==> flow/design.v <==
module  cordic_sin_cos
#(    
    parameter PIPELINE  = 16                         
)
(
    input                               clk,
    input                               rst_n,
    input       signed  [31:0]          angle,       
    input                               pre_vaild,
    output  reg signed  [31:0]          sin, 
    output  reg signed  [31:0]          cos,
    output  reg                         post_vaild
); 
wire signed [31:0]  angle_array[15:0];
assign angle_array[0]  = 32'sd2949120;     
assign angle_array[1]  = 32'sd1740992;     
assign angle_array[2]  = 32'sd919872;      
assign angle_array[3]  = 32'sd466944;      
assign angle_array[4]  = 32'sd234368;      
assign angle_array[5]  = 32'sd117312;      
assign angle_array[6]  = 32'sd58688;       
assign angle_array[7]  = 32'sd29312;       
assign angle_array[8]  = 32'sd14656;       
assign angle_array[9]  = 32'sd7360;        
assign angle_array[10] = 32'sd3648;        
assign angle_array[11] = 32'sd1856;	      
assign angle_array[12] = 32'sd896;         
assign angle_array[13] = 32'sd448;         
assign angle_array[14] = 32'sd256;         
assign angle_array[15] = 32'sd128;         
localparam K        = 32'h09b74;	   
reg signed  [31:0]  angle_map;
reg         [1:0]   site;
wire signed [15:0]  angle_t;
assign  angle_t = angle >>> 16;
always@(posedge clk or negedge rst_n)begin 
    if(!rst_n)begin
        angle_map   <=  0;
        site        <=  2'd1;
    end
    else    if((angle_t >= (-16'sd90))&&(angle_t <= 16'sd90))begin
        angle_map   <=  angle;
        site        <=  2'd1;
    end
    else    if(angle_t > 16'sd90 && angle_t <= 16'sd180)begin
        angle_map   <=  32'sd11796480 - angle;                   
        site        <=  2'd2;
    end
    else    begin
        angle_map   <=  -32'sd11796480 - angle;
        site        <=  2'd3;
    end
end   
reg signed 	[31:0] 		x[PIPELINE:0];
reg signed 	[31:0] 		y[PIPELINE:0];
reg signed 	[31:0] 		z[PIPELINE:0];
always@(posedge clk or negedge rst_n)begin
   if(!rst_n)begin
       x[0]    <=  32'sd0;
       y[0]    <=  32'sd0;
       z[0]    <=  32'sd0;
   end
   else    begin
       x[0]    <=   K;
       y[0]    <=   32'sd0;
       z[0]    <=   angle_map;
   end
end
genvar i;
generate
    for(i = 1;i < PIPELINE+1;i = i + 1)begin:cal_xyz
        always@(posedge clk or negedge rst_n)begin
            if(!rst_n)begin
                x[i]    <=  32'sd0;
                y[i]    <=  32'sd0;
                z[i]    <=  32'sd0;
            end
            else    if(z[i-1][31])begin
                x[i]    <=  x[i-1] + (y[i-1] >>> (i-1));
                y[i]    <=  y[i-1] - (x[i-1] >>> (i-1));
                z[i]    <=  z[i-1] + angle_array[i-1];
            end
            else    begin
                x[i]    <=  x[i-1] - (y[i-1] >>> (i-1));
                y[i]    <=  y[i-1] + (x[i-1] >>> (i-1));
                z[i]    <=  z[i-1] - angle_array[i-1];
            end
        end 
    end
endgenerate
reg     [PIPELINE+1:0]      vaild_r;
reg     [2*PIPELINE+1:0]    site_r;
always@(posedge clk or negedge rst_n)begin
    if(!rst_n)
        vaild_r <=  {(PIPELINE+2){1'b0}};
    else
        vaild_r <=  {vaild_r[PIPELINE:0],pre_vaild};
end
always@(posedge clk )begin
    site_r  <=  {site_r[2*PIPELINE-1:0],site};   
end
always@(posedge clk or negedge rst_n)begin
    if(!rst_n)
        post_vaild  <=  0;
    else
        post_vaild  <=  vaild_r[PIPELINE+1];
end
always@(posedge clk or negedge rst_n)begin
    if(!rst_n)begin
        sin <=  0;
        cos <=  0;
    end
    else    if(~vaild_r[PIPELINE+1])begin
        sin <=  0;
        cos <=  0;
    end
    else    begin
        case(site_r[2*PIPELINE+1:2*PIPELINE])
            2'd1:begin
                sin <=  y[PIPELINE];
                cos <=  x[PIPELINE];
            end
            2'd2:begin
                sin <=  y[PIPELINE];
                cos <=  ~x[PIPELINE] + 1;
            end
            2'd3:begin
                sin <=  y[PIPELINE];
                cos <=  ~x[PIPELINE] + 1;
            end      
            default:begin
                sin <=  y[PIPELINE];
                cos <=  x[PIPELINE];
            end
        endcase  
    end
end
endmodule
Hand-over note for cordic_sin_cos

Reports on cordic_sin_cos. Tool output for the design above before and after an edit, in the order of the flow. "unedited" refers to lines of the RTL above, "edited" to lines of the edited file. "change": "edited" minus "unedited" as printed here. Operators carry their Yosys type and port widths (W data, S select, Z words). Library cell names are shortened. A cell with n/a has no value.

Top module: cordic_sin_cos. Clock input: clk. Library: sky130hd. Library corner: tt_025C_1v80.

Edit of the RTL. The edit as a unified diff against the file above. The edited RTL no longer does the same as the RTL above: the edit was made by script, with no optimisation intended.

```diff
@@ -1,5 +1,5 @@
 module  cordic_sin_cos
 #(    
-    parameter PIPELINE  = 16                         
+    parameter PIPELINE  = 24                         
 )
 (
```

Word level. Source: Yosys, flattened and elaborated. Widths are those after wreduce; folded enables and synchronous resets count as part of the registers. Registers that Yosys merges into a memory's read port (data or address) are not register bits. Print and check cells do not count. Equal cells are merged and count once.

Bit counts: flip-flop bits (word level) (unedited 1657, edited 2225, change +568); elaborated cells (unedited 213, edited 253, change +40); output and inout port bits (unedited 65, edited 65, change 0).

Operators by class: eq/ne operators (unedited 2, edited 2, change 0); reductions and logical operators (unedited 3, edited 3, change 0); muxes and demuxes (unedited 53, edited 56, change +3); bitwise logic cells (unedited 1, edited 1, change 0); add/sub/neg operators (unedited 94, edited 114, change +20); $lt $le $gt $ge (unedited 4, edited 4, change 0).

Operator list: $mux W32 (unedited 51, edited 54, change +3); $add A32 B16 Y32 (unedited 1, edited 3, change +2); $sub A32 B16 Y32 (unedited 1, edited 3, change +2); $add A32 B10 Y32 (unedited 0, edited 1, change +1); $add A32 B11 Y32 (unedited 0, edited 1, change +1); $add A32 B12 Y32 (unedited 0, edited 1, change +1); $add A32 B13 Y32 (unedited 0, edited 1, change +1); $add A32 B14 Y32 (unedited 0, edited 1, change +1); $add A32 B15 Y32 (unedited 0, edited 1, change +1); $add A32 B9 Y32 (unedited 0, edited 1, change +1); $add A32 B9 Y32 const B (unedited 0, edited 1, change +1); $sub A32 B10 Y32 (unedited 0, edited 1, change +1); $sub A32 B11 Y32 (unedited 0, edited 1, change +1); $sub A32 B12 Y32 (unedited 0, edited 1, change +1); $sub A32 B13 Y32 (unedited 0, edited 1, change +1); $sub A32 B14 Y32 (unedited 0, edited 1, change +1); $sub A32 B15 Y32 (unedited 0, edited 1, change +1); $sub A32 B9 Y32 (unedited 0, edited 1, change +1); $sub A32 B9 Y32 const B (unedited 0, edited 1, change +1).

Operator kinds equal on both sides are left out: 71.

Logic depth. Yosys ltp: most cells in a row. Word level: on the elaborated netlist, between registers, memories and ports. Mapped: between sequential cells and ports; inverters and the memories' decode and read muxes count.

Logic depth: depth after elaboration (unedited 4, edited 4, change 0); ABC_AREA (unedited 0, edited 0); gate-level depth with buffers (unedited 22, edited 22, change 0); gate-level depth less buffers (unedited 21, edited 22, change +1).

Netlist. Yosys stat after the flow's synthesis: flattened, memories mapped to cells. It holds for the ABC_AREA given above (unset counts as 0); a run with the other value may have another netlist.

Cells by type: dfrtp_1 (unedited 1460, edited 2006, change +546); ha_1 (unedited 1267, edited 1790, change +523); a21oi_1 (unedited 1245, edited 1765, change +520); xnor2_1 (unedited 1157, edited 1471, change +314); a21o_1 (unedited 489, edited 799, change +310); inv_1 (unedited 508, edited 738, change +230); xor2_1 (unedited 563, edited 755, change +192); nor2_1 (unedited 1120, edited 1305, change +185); nand2_1 (unedited 572, edited 756, change +184); o21ai_1 (unedited 16, edited 186, change +170); o21a_1 (unedited 182, edited 285, change +103); nand2b_1 (unedited 164, edited 254, change +90); nand3_1 (unedited 204, edited 280, change +76); o21bai_1 (unedited 157, edited 233, change +76); nor2b_1 (unedited 176, edited 245, change +69); nor3_1 (unedited 364, edited 417, change +53); nand4_1 (unedited 78, edited 131, change +53); clkbuf_1 (unedited 167, edited 202, change +35).

Cell types equal on both sides are left out: 5. Not every row of either side is listed.

Synthesis totals: standard cells after synthesis (unedited 12018, edited 16070, change +4052); buffers (unedited 200, edited 240, change +40); flip-flops (unedited 1477, edited 2031, change +554); sequential area (um2) (unedited 36875.4, edited 50698.6, change +13823.2); chip area (Yosys) (um2) (unedited 109852.9, edited 148773.9, change +38921.0).

Timing after synthesis. Source: OpenSTA report_checks on the synthesized netlist (no wires, ideal clock, input and output delay 20% of the period each), path of least setup slack; recovery checks are left aside. Register names are those of the netlist, which keeps one name where synthesis merged equal registers.

Path after synthesis: path type (unedited input to register, edited register to register); from (unedited input angle[22], edited register y[14][17]); to (unedited register angle_map[31], edited register x[15][31]); delay of the path (ps) (unedited 3415, edited 4606, change +1191); setup slack (ps) (unedited 1385, edited 1394, change +9); arrival time (ps) (unedited 4536, edited 4479, change -57); stages (unedited 19, edited 17, change -2); data required time (ps) (unedited 5921, edited 5873, change -48); period (ps) (unedited 6000, edited 6000, change 0); time at the first pin (ps) (unedited 1200, edited 0, change -1200); setup time (ps) (unedited 79, edited 127, change +48); period reached after synthesis (ps) (unedited 4615, edited 4606, change -9).

"delay of the path" = arrival - input delay + setup time. "stages" counts driving pins, that of a launching flip-flop among them; a cell with two outputs on the path counts twice. "period reached after synthesis" = period - worst setup slack (recovery checks aside). The figure is calculated, with input and output delays left at 20% of the set period. Between the ends stands the longest chain of elaborated cells between them, by number of cells; it is not shown to be the way that was timed. Of several equally long chains one is given. A line is the first line of the expression or statement that the cell stems from. Yosys adds cells for indexed reads and writes and turns some case tables into memories. At most two assigning lines are given for a register; there are more.

Between the ends, after synthesis, unedited:
Path through: inv_1 nor4_1 a31oi_1 o22ai_1 and2_1 clkbuf_1 or2_2 inv_1 ha_1 and3_1 nand4_1 a21boi_1 o21ai_1 a21oi_1 nor3_1 o31ai_1 a21oi_1 o21bai_1 mux2i_1. The entry for cells in the longest elaborated chain reads 4. Elaborated cells between the ends (all ways): 10. Those cells by class: add/sub (2); compare (4); mux (2); reduce/logical (2).

Ends and longest elaborated chain, after synthesis, unedited: from (decl) (RTL line 8) `input       signed  [31:0]          angle,`; $gt A16 B8 Y1 (RTL line 45) `else    if(angle_t > 16'sd90 && angle_t <= 16'sd180)begin`; $logic_and A1 B1 Y1 (RTL line 45); $mux W32 (RTL line 45); $mux W32 (RTL line 41) `else    if((angle_t >= (-16'sd90))&&(angle_t <= 16'sd90))begin`; to (assign) (RTL line 42) `angle_map   <=  angle;`; to (assign) (RTL line 46) `angle_map   <=  32'sd11796480 - angle;`; to (decl) (RTL line 32) `reg signed  [31:0]  angle_map;`.

Between the ends, after synthesis, edited:
Path through: dfrtp_1 nor4_1 nand3_1 nor3_1 nand2_1 o41ai_1 nand2_1 ha_1 and3_1 a311oi_1 or3b_1 a31o_1 a32o_1 o21a_1 o31a_1 a41oi_1 xnor2_1. The entry for cells in the longest elaborated chain reads 2. Elaborated cells between the ends (all ways): 3. Those cells by class: add/sub (2); mux (1).

Ends and longest elaborated chain, after synthesis, edited: from (decl) (RTL line 55) `reg signed [31:0] y[PIPELINE:0];`; from (assign) (RTL line 80) `y[i]    <=  y[i-1] - (x[i-1] >>> (i-1));`; from (assign) (RTL line 85) `y[i]    <=  y[i-1] + (x[i-1] >>> (i-1));`; $sub A32 B18 Y32 (RTL line 84) `x[i]    <=  x[i-1] - (y[i-1] >>> (i-1));`; $mux W32 (RTL line 78) `else    if(z[i-1][31])begin`; to (assign) (RTL line 79) `x[i]    <=  x[i-1] + (y[i-1] >>> (i-1));`; to (assign) (RTL line 84); to (decl) (RTL line 54) `reg signed [31:0] x[PIPELINE:0];`.

Timing after layout. Path of least setup slack in the final report of the runs of pair 1 (OpenROAD, finished layout, wires in). Where an end is a register, its clock arrival counts in the times. The path's times are printed in steps of 10 ps; the period is the one set.

Path after layout: path type (unedited register to register, edited register to register); from (unedited register y[5][8], edited register x[9][12]); to (unedited register x[6][30], edited register y[10][30]); setup time (ps) (unedited 80, edited 70, change -10); period (ps) (unedited 5190, edited 5190, change 0); data required time (ps) (unedited 5890, edited 6080, change +190); stages (unedited 17, edited 17, change 0); arrival time (ps) (unedited 5600, edited 5860, change +260); time at the first pin (ps) (unedited 820, edited 940, change +120); setup slack (ps) (unedited 300, edited 220, change -80).

Between the ends stands the longest chain of elaborated cells between them, by number of cells; it is not shown to be the way that was timed. Of several equally long chains one is given. At most two assigning lines are given for a register; there are more.

Between the ends, after layout, unedited:
Path through: dfrtp_1 or4_1 nor3_2 a21oi_1 xor2_1 ha_1 or4_1 nor3_1 o21ai_0 a221o_1 o2bb2ai_1 o41ai_2 o21ai_1 o41ai_2 o21ai_0 o21ai_0 xnor2_1. The entry for cells in the longest elaborated chain reads 2. Elaborated cells between the ends (all ways): 3. Those cells by class: add/sub (2); mux (1).

Ends and longest elaborated chain, after layout, unedited: from (decl) (RTL line 55) `reg signed [31:0] y[PIPELINE:0];`; from (assign) (RTL line 80) `y[i]    <=  y[i-1] - (x[i-1] >>> (i-1));`; from (assign) (RTL line 85) `y[i]    <=  y[i-1] + (x[i-1] >>> (i-1));`; $sub A32 B27 Y32 (RTL line 84) `x[i]    <=  x[i-1] - (y[i-1] >>> (i-1));`; $mux W32 (RTL line 78) `else    if(z[i-1][31])begin`; to (assign) (RTL line 79) `x[i]    <=  x[i-1] + (y[i-1] >>> (i-1));`; to (assign) (RTL line 84); to (decl) (RTL line 54) `reg signed [31:0] x[PIPELINE:0];`.

Between the ends, after layout, edited:
Path through: dfrtp_1 or3_1 nor3_1 a21oi_1 xnor2_1 ha_1 and3_1 a221oi_1 o32ai_1 o211a_1 a221oi_1 nor2b_1 nor2_1 a2bb2oi_1 o21ai_1 o41ai_1 xnor2_1. The entry for cells in the longest elaborated chain reads 2. Elaborated cells between the ends (all ways): 3. Those cells by class: add/sub (2); mux (1).

Ends and longest elaborated chain, after layout, edited: from (decl) (RTL line 54) `reg signed [31:0] x[PIPELINE:0];`; from (assign) (RTL line 79) `x[i]    <=  x[i-1] + (y[i-1] >>> (i-1));`; from (assign) (RTL line 84) `x[i]    <=  x[i-1] - (y[i-1] >>> (i-1));`; $add A32 B23 Y32 (RTL line 85) `y[i]    <=  y[i-1] + (x[i-1] >>> (i-1));`; $mux W32 (RTL line 78) `else    if(z[i-1][31])begin`; to (assign) (RTL line 80) `y[i]    <=  y[i-1] - (x[i-1] >>> (i-1));`; to (assign) (RTL line 85); to (decl) (RTL line 55) `reg signed [31:0] y[PIPELINE:0];`.

Layout results. Runs of the flow (Yosys, OpenROAD) on both versions; the two runs of a pair have the same settings. The constraints put input and output delay at 20% of the set period each and load the outputs with 0.01 pF.

Settings, pair 1:
CORE_UTILIZATION: 40. The entry for period_ns reads 5.19. The entry for CAP_MARGIN reads 20. The figure for CORE_MARGIN is 2. The entry for SLEW_MARGIN reads 20.

Measured results, pair 1: area of the synthesized netlist (um2) (unedited 109852.9, edited 148773.9, change +38921.0); utilization after layout (unedited 0.447, edited 0.447, change 0.000); total negative setup slack (ps) (unedited 0, edited 0, change 0); setup slack of the worst path (ps) (unedited 298, edited 220, change -78); die area (um2) (unedited 278842.0, edited 376830.0, change +97988.0).

Settings, pair 2:
For ABC_AREA the number is 0. The entry for CAP_MARGIN reads 5. CORE_ASPECT_RATIO: 1.31. CORE_UTILIZATION: 29. CTS_CLUSTER_DIAMETER: 138. CTS_CLUSTER_SIZE: 94. The entry for GPL_TIMING_DRIVEN reads 0. MAX_ROUTING_LAYER: met4. MIN_ROUTING_LAYER: met1. SETUP_SLACK_MARGIN: 1.01. The entry for period_ns reads 7.34. The figure for CORE_MARGIN is 2. The entry for SLEW_MARGIN reads 20.

Measured results, pair 2: area of the synthesized netlist (um2) (unedited 109852.9, edited 148773.9, change +38921.0); utilization after layout (unedited 0.316, edited 0.316, change 0.000); total negative setup slack (ps) (unedited 0, edited 0, change 0); setup slack of the worst path (ps) (unedited 1256, edited 1156, change -100); final worst hold slack (ps) (unedited 301, edited 193, change -108); die area (um2) (unedited 383788.0, edited 518812.0, change +135024.0).

End of note.
